==> flow/design.v <==
module fp10 #(
    parameter HALF = 100          
)(
    input  wire clk_in,
    input  wire reset,
    output wire tick
);
    reg [22:0] counter;
    reg clk_out;
    always @(posedge clk_in or posedge reset) begin
        if (reset) begin
            counter <= 0;
            clk_out <= 0;
        end
        else if (counter == HALF - 1) begin
            counter <= 0;
            clk_out <= ~clk_out;
        end
        else begin
            counter <= counter + 1;
        end
    end
    assign tick = (counter == HALF - 1) && ~clk_out;
endmodule
module miao10(clk, reset, tick, cout, qout);
input clk, reset, tick;
output cout;
output reg [7:0] qout;
always@(posedge clk or posedge reset) begin
   if (reset)
      qout <= 0;
   else if (tick) begin
      if(qout == 4)
         qout <= 0;
      else
         qout <= qout + 1;
   end
end
assign cout = (qout == 4) ? 1 : 0;
endmodule
module miao(qout,reset,clk,tick,cin,secin1,cout);
input clk,reset,tick,cin;
input [7:0] secin1;
output reg[7:0] qout;
output cout;
always@(posedge clk or posedge reset)
begin
	if(reset) qout<=0;
	else if(tick && cin)
	begin
   if(qout==59) begin qout<=0;end
	        else qout<=qout+1;end
end
assign cout=((qout==59)&&(secin1==4))?1:0;
endmodule
module fen(qout,am,am_fall,reset,clk,tick,cin,cout,nout,secin,secin1,naozhong);
input clk,reset,tick,am,am_fall,cin,naozhong;
input [7:0] secin;
input [7:0] secin1;
output reg[7:0] qout;
output reg[7:0] nout;
output   cout;
always@(posedge clk or posedge reset)
begin
	if(reset) qout<=0;
	else if(tick&&(~naozhong)&&(~am||cin))
	begin
   if(qout==59) begin qout<=0;end
	        else qout<=qout+1;end
end
always@(posedge clk or posedge reset)
begin
	if(reset) nout<=0;
	else if(am_fall&&naozhong)
	begin
	if(nout==59) begin nout<=0;end
		     else nout<=nout+1;end
end
assign cout=((qout==59)&&(secin==59)&&(secin1==4))?1:0;
endmodule
module shi(qout,ah,ah_fall,reset,clk,tick,cin,naozhong,nout);
input clk,reset,tick,ah,ah_fall,cin,naozhong;
output reg[7:0] qout;
output reg[7:0] nout;
always@(posedge clk or posedge reset)
begin
	if(reset) qout<=0;
	else if(tick&&(~naozhong)&&(~ah||cin))
	begin
   if(qout==23) qout<=0;
	        else qout<=qout+1;end
end
always@(posedge clk or posedge reset)
begin
	if(reset) nout<=0;
	else if(ah_fall&&naozhong)
	begin
	if(nout==23) begin nout<=0;end
		     else nout<=nout+1;end
end
endmodule
module alarm(en,clk,tick,reset,cin,set,shi,daodian,min,miao);
input [7:0] shi;
input [7:0] min;
input [7:0] miao;
input reset,cin,clk,tick,en;
output reg[7:0] set;
output daodian;
always@(posedge clk or posedge reset)
begin
	if(reset) set<=0;
	else if(tick)
	begin
		if(set==23)
		set<=0;
		else if(~cin)
		set<=set+1;
	end
end
assign daodian=(en&&(min==8'b0)&&(miao < 10))?1:0;
endmodule
module naozhong(
    input wire [7:0] shi_nao,
    input wire [7:0] shi_date,
    input wire [7:0] fen_nao,
    input wire [7:0] fen_date,
    input wire switch, clk, reset, tick,
    input wire switch_rise,
    output reg audio
);
    reg en_reg;
    reg alarm_enabled;
    always @(posedge clk or posedge reset)
    begin
        if (reset)
            en_reg <= 0;
        else if (tick)
        begin
            if (switch)
            begin
                en_reg <= 1;
            end
            else
                en_reg <= 0;
        end
    end
    always @(posedge clk or posedge reset)
    begin
        if (reset)
            alarm_enabled <= 1;
        else if (switch_rise)
            alarm_enabled <= !alarm_enabled;
    end
    always @(posedge clk or posedge reset)
    begin
        if (reset)
            audio <= 0;
        else if (tick)
        begin
            if (alarm_enabled && en_reg && (shi_nao == shi_date)&&(fen_nao == fen_date))
                audio <= 1;
            else
                audio <= 0;
        end
    end
endmodule
module audio(
    input wire clk,            
    input wire reset,          
    input wire en,             
    output wire pwm_out        
);
    parameter C4 = 261;
    parameter D4 = 293;
    parameter E4 = 329;
    parameter F4 = 349;
    parameter G4 = 392;
    parameter A4 = 440;
    parameter B4 = 493;
    parameter E_DI = 82;
    parameter FS = 93;
    parameter CLK_FREQ = 50000;
    parameter LONG  = 2000;
    parameter SHORT = 1000;
    reg [31:0] counter;
    reg [31:0] pwm_duty_cycle;   
    reg [31:0] note_freq;
    reg [31:0] note_duration_counter;
    reg [3:0] note_index;   
    function [31:0] note_table;
        input [3:0] idx;
        case (idx)
            4'd0:  note_table = D4;
            4'd1:  note_table = G4;
            4'd2:  note_table = B4;
            4'd3:  note_table = G4;
            4'd4:  note_table = A4;
            4'd5:  note_table = D4;
            4'd6:  note_table = E4;
            4'd7:  note_table = B4;
            4'd8:  note_table = G4;
            4'd9:  note_table = E_DI;
            4'd10: note_table = D4;
            4'd11: note_table = B4;
            4'd12: note_table = G4;
            4'd13: note_table = E_DI;
            4'd14: note_table = B4;
            4'd15: note_table = FS;
            default: note_table = B4;
        endcase
    endfunction
    function [31:0] duration_table;
        input [3:0] idx;
        case (idx)
            4'd5, 4'd6: duration_table = SHORT;
            default:    duration_table = LONG;
        endcase
    endfunction
    always @(posedge clk or posedge reset) begin
        if (reset) begin
            counter <= 0;
            pwm_duty_cycle <= 0;
        end else if (en) begin
            if (counter >= CLK_FREQ / note_freq) begin
                counter <= 0;
                pwm_duty_cycle <= ~pwm_duty_cycle;
            end else begin
                counter <= counter + 1;
            end
        end
    end
    always @(posedge clk or posedge reset) begin
        if (reset) begin
            note_index <= 0;
            note_freq <= note_table(4'd0);
            note_duration_counter <= 0;
        end else if (en) begin
            if (note_duration_counter >= duration_table(note_index)) begin
                note_duration_counter <= 0;
                note_index <= (note_index + 1) % 8;   
                note_freq <= note_table(note_index);
            end else begin
                note_duration_counter <= note_duration_counter + 1;
            end
        end
    end
    assign pwm_out = pwm_duty_cycle;
endmodule
module bcd(
	input	[7:0]	bin_in,
	output	[9:0]	bcd_out
    );
reg [3:0] ones;
reg [3:0] tens;
reg [1:0] hundreds;
integer i;
always @(*) begin
	ones 		= 4'd0;
	tens 		= 4'd0;
	hundreds 	= 2'd0;
	for(i = 7; i >= 0; i = i - 1) begin
		if (ones >= 4'd5) 		ones = ones + 4'd3;
		if (tens >= 4'd5) 		tens = tens + 4'd3;
		if (hundreds >= 4'd5)	hundreds = hundreds + 4'd3;
		hundreds = {hundreds[0],tens[3]};
		tens	 = {tens[2:0],ones[3]};
		ones	 = {ones[2:0],bin_in[i]};
	end
end	
assign bcd_out = {hundreds, tens, ones};
endmodule
module display(qin,sig);
input[3:0] qin;
output reg [0:6]sig;
always@(qin)
begin case(qin)
4'd0:sig=7'b0000001;
4'd1:sig=7'b1001111;
4'd2:sig=7'b0010010;
4'd3:sig=7'b0000110;
4'd4:sig=7'b1001100;
4'd5:sig=7'b0100100;
4'd6:sig=7'b0100000;
4'd7:sig=7'b0001111;
4'd8:sig=7'b0000000;
4'd9:sig=7'b0000100;
default:sig=7'b0000001;
endcase
end 
endmodule 
module mux2to1 (
   input wire [7:0] a,    
	input wire [7:0] b, 	 
   input wire sel,  
   output wire [7:0] y   
);
    assign y = (sel) ? a : b;
endmodule
module shuzizhong(
    input wire clk1,         
    input wire reset,        
    input wire ah1,          
    input wire am1,          
    input wire alarm1,       
    input wire en,           
    input wire naozhong,     
    output wire [0:6] shi,       
    output wire [0:6] ge,        
    output wire [0:6] min_shi,   
    output wire [0:6] min_ge,    
    output wire [0:6] sec_shi,   
    output wire [0:6] sec_ge,    
    output wire daodian,     
    output wire audio        
);
    wire tick;               
    wire [7:0] bb, miao1, fen1, shi1, nao_fen, nao_shi, set1;
    wire cout10, cout_miao, cout_fen, ring;
    wire [7:0] y_shi, y_fen, y_miao;
    wire [9:0] out, fen, miao;
    fp10 a(.clk_in(clk1), .reset(reset), .tick(tick));
    reg ah_s, ah, am_s, am, alarm_s, alarm;
    always @(posedge clk1 or posedge reset) begin
        if (reset) begin
            ah_s <= 1; ah <= 1;
            am_s <= 1; am <= 1;
            alarm_s <= 0; alarm <= 0;
        end else if (tick) begin
            ah_s <= ah1; ah <= ah_s;
            am_s <= am1; am <= am_s;
            alarm_s <= alarm1; alarm <= alarm_s;
        end
    end
    wire ah_fall = tick && ah && ~ah_s;
    wire am_fall = tick && am && ~am_s;
    wire alarm_rise = tick && ~alarm && alarm_s;
    miao10 inst16(.clk(clk1), .reset(reset), .tick(tick), .cout(cout10), .qout(bb));
    miao inst20(.qout(miao1), .reset(reset), .clk(clk1), .tick(tick), .cin(cout10),
                .secin1(bb), .cout(cout_miao));
    fen inst24(.qout(fen1), .am(am), .am_fall(am_fall), .reset(reset), .clk(clk1), .tick(tick),
               .cin(cout_miao), .cout(cout_fen), .nout(nao_fen), .secin(miao1), .secin1(bb),
               .naozhong(naozhong));
    shi inst19(.qout(shi1), .ah(ah), .ah_fall(ah_fall), .reset(reset), .clk(clk1), .tick(tick),
               .cin(cout_fen), .naozhong(naozhong), .nout(nao_shi));
    alarm inst3(.en(en), .clk(clk1), .tick(tick), .reset(reset), .cin(alarm), .set(set1),
                .shi(shi1), .daodian(daodian), .min(fen1), .miao(miao1));
    naozhong inst6(.shi_nao(nao_shi), .shi_date(shi1), .fen_nao(nao_fen), .fen_date(fen1),
                   .switch(alarm), .clk(clk1), .reset(reset), .tick(tick),
                   .switch_rise(alarm_rise), .audio(ring));
    audio inst5(.clk(clk1), .reset(reset), .en(ring), .pwm_out(audio));
    mux2to1 nn(.a(nao_shi), .b(shi1), .sel(naozhong), .y(y_shi));
    mux2to1 mm(.a(nao_fen), .b(fen1), .sel(naozhong), .y(y_fen));
    mux2to1 jj(.a(8'd0), .b(miao1), .sel(naozhong), .y(y_miao));
    bcd inst4(.bin_in(y_shi), .bcd_out(out));
    bcd inst(.bin_in(y_fen), .bcd_out(fen));
    bcd inst9(.bin_in(y_miao), .bcd_out(miao));
    display inst1(.qin(out[7:4]), .sig(shi));
    display inst2(.qin(out[3:0]), .sig(ge));
    display inst10(.qin(fen[7:4]), .sig(min_shi));
    display inst11(.qin(fen[3:0]), .sig(min_ge));
    display inst12(.qin(miao[7:4]), .sig(sec_shi));
    display inst13(.qin(miao[3:0]), .sig(sec_ge));
endmodule
# From RTL to reports: shuzizhong
# The steps from the RTL of shuzizhong to its reports follow in flow order.
# Line numbers count from 1 in the design file above.
# Cell names lack the library's common part.
# A cell with -- has no value.
# setup
design	shuzizhong
clock	clk1
lib	sky130hd
corner	tt_025C_1v80

# Word-level counts
# Counts by Yosys on the flattened word-level netlist (proc, flatten, opt, wreduce; memories kept). Register bits leave out memories and registers merged into their read ports (data or address); mux counts leave out enables and synchronous resets folded into registers. Print and check cells are left out.
# Yosys's memory passes give these memory sizes; they may raise the number of words (mostly to a power of two), join words into wider ones and drop unused or constant bits.
# word_totals
wordCells	227
memories	7
clocked_rd_ports_x_width	9
mem_bits_ro	816
input_bits	7
ff_bits	212
# mem_list
memory	size	width	rd	wr	line_no	rtl
(name not given)	16	9	1	0	192	case (idx)
(name not given)	16	7	1	0	276	begin case(qin)
(name not given)	16	7	1	0	276
(name not given)	16	7	1	0	276
(name not given)	16	7	1	0	276
(name not given)	16	7	1	0	276
# Further memories, not shown: 1.
# classes
n_addsub	49
cmp	42
reduce_and_logical	28
logic	8
n_div	1
n_mux	59
equal	11
# ops
op	count
16-bit by 32-bit divider with 32-bit output (first input constant)	1
4-bit by 3-bit greater-or-equal comparator with 1-bit output (second input constant)	33
32-bit 2-to-1 mux	3
4-bit by 2-bit adder with 4-bit output (second input constant)	18
4-bit 2-to-1 mux	18
8-bit 2-to-1 mux	9
32-bit by 1-bit adder with 32-bit output (second input constant)	2
32-bit greater-or-equal comparator	2
3-bit 2-to-1 mux	21
8-bit by 1-bit adder with 8-bit output (second input constant)	6
3-bit by 2-bit adder with 3-bit output (second input constant)	15
32-bit NOT	1
8-bit by 6-bit == test with 1-bit output (second input constant)	3
23-bit by 1-bit adder with 23-bit output (second input constant)	1
23-bit by 7-bit == test with 1-bit output (second input constant)	1
23-bit 2-to-1 mux	1
1-bit logical AND	21
8-bit by 5-bit == test with 1-bit output (second input constant)	2
8-bit == test	2
11-bit 2-to-1 mux	1
1-bit by 2-bit adder with 3-bit output (both inputs constant)	3
1-bit by 2-bit adder with 3-bit output (second input constant)	3
1-bit by 3-bit greater-or-equal comparator with 1-bit output (both inputs constant)	3
1-bit by 3-bit greater-or-equal comparator with 1-bit output (second input constant)	3
8-bit by 3-bit == test with 1-bit output (second input constant)	1
8-bit by 4-bit < comparator with 1-bit output (second input constant)	1
8-bit zero test	1
1-bit NOT	7
# Other operator kinds: 7; their cells: 15.

# Logic depth
# Depth = most cells in a row (Yosys ltp): at word level without a register or memory, in the mapped netlist without a sequential cell, where the memories' decode and read muxes count.
# logic_depth
word_depth	15
ABC_AREA	0
ltp_mapped	93

# Synthesis result
# Source: synth_stat.txt of the flow (Yosys; design flattened, memories mapped). It holds for the ABC_AREA given above (unset counts as 0); a run with the other value may have another netlist.
# types
cell	count
dfrtp_1	148
ha_1	144
xnor2_1	103
nor2_1	194
nand2_1	190
a21oi_1	119
o21ai_0	119
mux2i_1	50
xor2_1	48
inv_1	86
nand3_1	62
nand4_1	45
a21o_1	33
dfstp_2	8
mux2_2	18
a31oi_1	30
nor2b_1	30
nand2b_1	29
# Other cell types: 81; their cells: 391.
# mapped
buf_cells	53
yosys_area_um2	14930.6
cells	1847
ffs	156
# The figures by module come from a second, unflattened synthesis with its own total; it is not the netlist above.
# unflattened
cells_unflattened	2049
hier_area_um2	16998.8
# Each row is one instance without its submodules.
# modules
module	mod_area_um2	cells	seq_area_um2	n_inst
audio	7775.0	991	1880.6	1
bcd	988.4	143	0.0	3
fp10	1109.8	103	600.6	1
display	183.9	24	0.0	6
fen	904.6	94	400.4	1
shi	793.3	79	400.4	1
alarm	506.7	47	200.2	1
miao	431.7	46	200.2	1
miao10	426.7	41	200.2	1
mux2to1	131.4	9	0.0	3
naozhong	294.0	30	76.3	1
shuzizhong	294.0	18	155.1	1

# Worst setup path after synthesis
# Source: OpenSTA report_checks on the synthesized netlist (no wires, ideal clock, input and output delay 20% of the period each), path of least setup slack; recovery checks are left aside. Register names are those of the netlist, which keeps one name where synthesis merged equal registers.
# synth_timing
path_type	in2out
from	input naozhong
to	output sec_ge[4]
path_stages	28
path_delay_ps	6287
clock_period_ps	25000
slack_ps	8713
n_path_buf	4
output_delay_ps	5000
input_delay_ps	5000
arrival_time_ps	11287
t_first_pin_ps	5000
synth_period_reached_ps	16287
# "path_delay_ps" = arrival - input delay + setup time.
# A path that ends at an output port has no setup time.
# "path_stages": output pins that drive a net of the path, with the launching flip-flop's if there is one; two outputs of one cell count as two.
# "synth_period_reached_ps" is the clock period less the worst setup slack; recovery checks do not enter. This is arithmetic on one report: input and output delays are still those of the set period (20% each).
# Between the ends stands the longest chain of elaborated cells between them, by number of cells; it is not shown to be the way that was timed. Of several equally long chains one is given.
# A line is the first line of the expression or statement that the cell stems from. Yosys adds cells for indexed reads and writes and turns some case tables into memories.
# A memory read counts as a cell of the chain, while the word-level depth stops at memories.
# synth_between
cell_sequence	clkbuf_1 > clkbuf_1 > buf_1 > clkbuf_1 > nand2b_1 > inv_1 > ha_1 > o21ai_0 > xnor2_1 > nand2b_1 > ha_1 > nor2b_1 > o21a_1 > xnor2_1 > ha_1 > nand2b_1 > a21boi_0 > xnor2_1 > ha_1 > nand2b_1 > a21boi_0 > xnor2_1 > ha_1 > nand2b_1 > a21boi_0 > mux2i_1 > nand2_1 > o22ai_1
elab_chain_len	16
# synth_rtl
element	line_no	rtl
start: declaration	306	input wire naozhong,
8-bit 2-to-1 mux	297	assign y = (sel) ? a : b;
1-bit by 2-bit adder with 3-bit output	262	if (ones >= 4'd5) ones = ones + 4'd3;
3-bit 2-to-1 mux	262
4-bit by 3-bit greater-or-equal comparator with 1-bit output	262
4-bit 2-to-1 mux	262
4-bit by 3-bit greater-or-equal comparator with 1-bit output	262
4-bit 2-to-1 mux	262
(+2 left out)	--
4-bit by 3-bit greater-or-equal comparator with 1-bit output	262
4-bit 2-to-1 mux	262
4-bit by 3-bit greater-or-equal comparator with 1-bit output	262
4-bit 2-to-1 mux	262
4-bit by 3-bit greater-or-equal comparator with 1-bit output	262
4-bit 2-to-1 mux	262
memory read 16 x 7 bit	276	begin case(qin)
end: declaration	312	output wire [0:6] sec_ge,

# Timing after layout
# From the final timing report of flow run A: the path of least setup slack in the routed layout; clock arrival at registers is part of the times.
# The path's times are printed in steps of 10 ps; the period is the one set.
# layout_timing
path_type	reg2reg
from	register inst5.note_freq[3]
to	register inst5.pwm_duty_cycle[0]
clock_period_ps	25000
slack_ps	5520
path_stages	79
setup_ps	140
arrival_time_ps	19780
n_path_buf	0
t_first_pin_ps	430
# Between the ends stands the longest chain of elaborated cells between them, by number of cells; it is not shown to be the way that was timed. Of several equally long chains one is given.
# layout_between
cell_sequence	dfrtp_1 > inv_1 > ha_1 > or3b_1 > ha_1 > nand3b_1 > o22a_1 > nand3_1 > o21ai_0 > inv_1 > ha_1 > nand3_1 > nand4_1 > o22ai_2 > a21o_1 > nand2_1 > inv_1 > nor2_1 > (+43 left out) > mux2_1 > ha_1 > and4_1 > a21oi_1 > nand2_1 > o311a_1 > mux2i_1 > nand4_1 > ha_1 > nand2b_1 > a21o_1 > a21o_1 > a21oi_1 > nor2b_1 > o2111ai_1 > nand2_1 > and2_2 > xor2_1
elab_chain_len	3
# layout_rtl
element	line_no	rtl
start: declaration	187	reg [31:0] note_freq;
16-bit by 32-bit divider with 32-bit output	224	if (counter >= CLK_FREQ / note_freq) begin
32-bit greater-or-equal comparator	224
2-bit AND reduction	--
end: assignment	222	pwm_duty_cycle <= 0;
end: assignment	226	pwm_duty_cycle <= ~pwm_duty_cycle;
end: declaration	186	reg [31:0] pwm_duty_cycle;

# Top module shuzizhong; platform sky130hd; tools Yosys and OpenROAD; 4 stored runs in no particular order. Input and output delays are each 20% of the period that was set; the output load is 0.01 pF.
# "clock_period_reached_ps" means the clock period less the worst setup slack. The figure is calculated, with input and output delays left at 20% of the set period.
# "critical_path_time_ps" is the time allowed to the run's worst setup path (the clock period less input and output delay, where it has them) less its slack. Clock arrival times count: a late capture clock shortens it, a late launch clock lengthens it.
# "fin_power_w" rests on the timing tool's default activity at the inputs, not on a simulated workload.
# "critical_path_time_ps" is known to 10 ps.
# Among the settings, -- means not set for that run.
# A result given as -- is not shown for that run.
run name	CAP_MARGIN	CELL_PAD_IN_SITES_DETAIL_PLACEMENT	CELL_PAD_IN_SITES_GLOBAL_PLACEMENT	CORE_ASPECT_RATIO	CORE_UTILIZATION	GPL_ROUTABILITY_DRIVEN	GPL_TIMING_DRIVEN	MIN_ROUTING_LAYER	period_ns	CORE_MARGIN	SLEW_MARGIN	CTS_CLUSTER_DIAMETER	CTS_CLUSTER_SIZE	MAX_ROUTING_LAYER	PLACE_DENSITY	PLACE_DENSITY_LB_ADDON	SETUP_SLACK_MARGIN	final_cell_area_um2	total_negative_slack_ps	die_um2	synth_area_um2	timing.setup.ws_ps	util_frac	clock_period_reached_ps	critical_path_time_ps	path_kind	fin_power_w	hold_ws_ps
flow run A	10	1	3	0.67	17	0	1	met1	25.0	2	20	--	--	--	--	--	--	17330.4	0	90261.8	14930.6	5518	0.2	19483	19480	reg2reg	0.0005415	478
flow run B	10	2	--	--	18	0	1	met1	14.2	7	20	118	20	met5	0.37	--	--	19471.2	0	91207.0	14930.6	2	0.237	14198	14200	reg2reg	0.0009381	475
flow run C	10	2	--	1.26	60	--	0	--	27.5	9	35	269	92	met5	--	0.26	0.74	--	--	--	--	--	--	--	--	--	--	--
flow run D	20	--	--	--	24	--	--	--	19.3	2	20	--	--	--	--	--	--	17012.6	0	64221.7	14930.6	1533	0.276	17767	17770	reg2reg	0.0007159	474
# Flow run C: not finished: placement ended with error DPL-0033
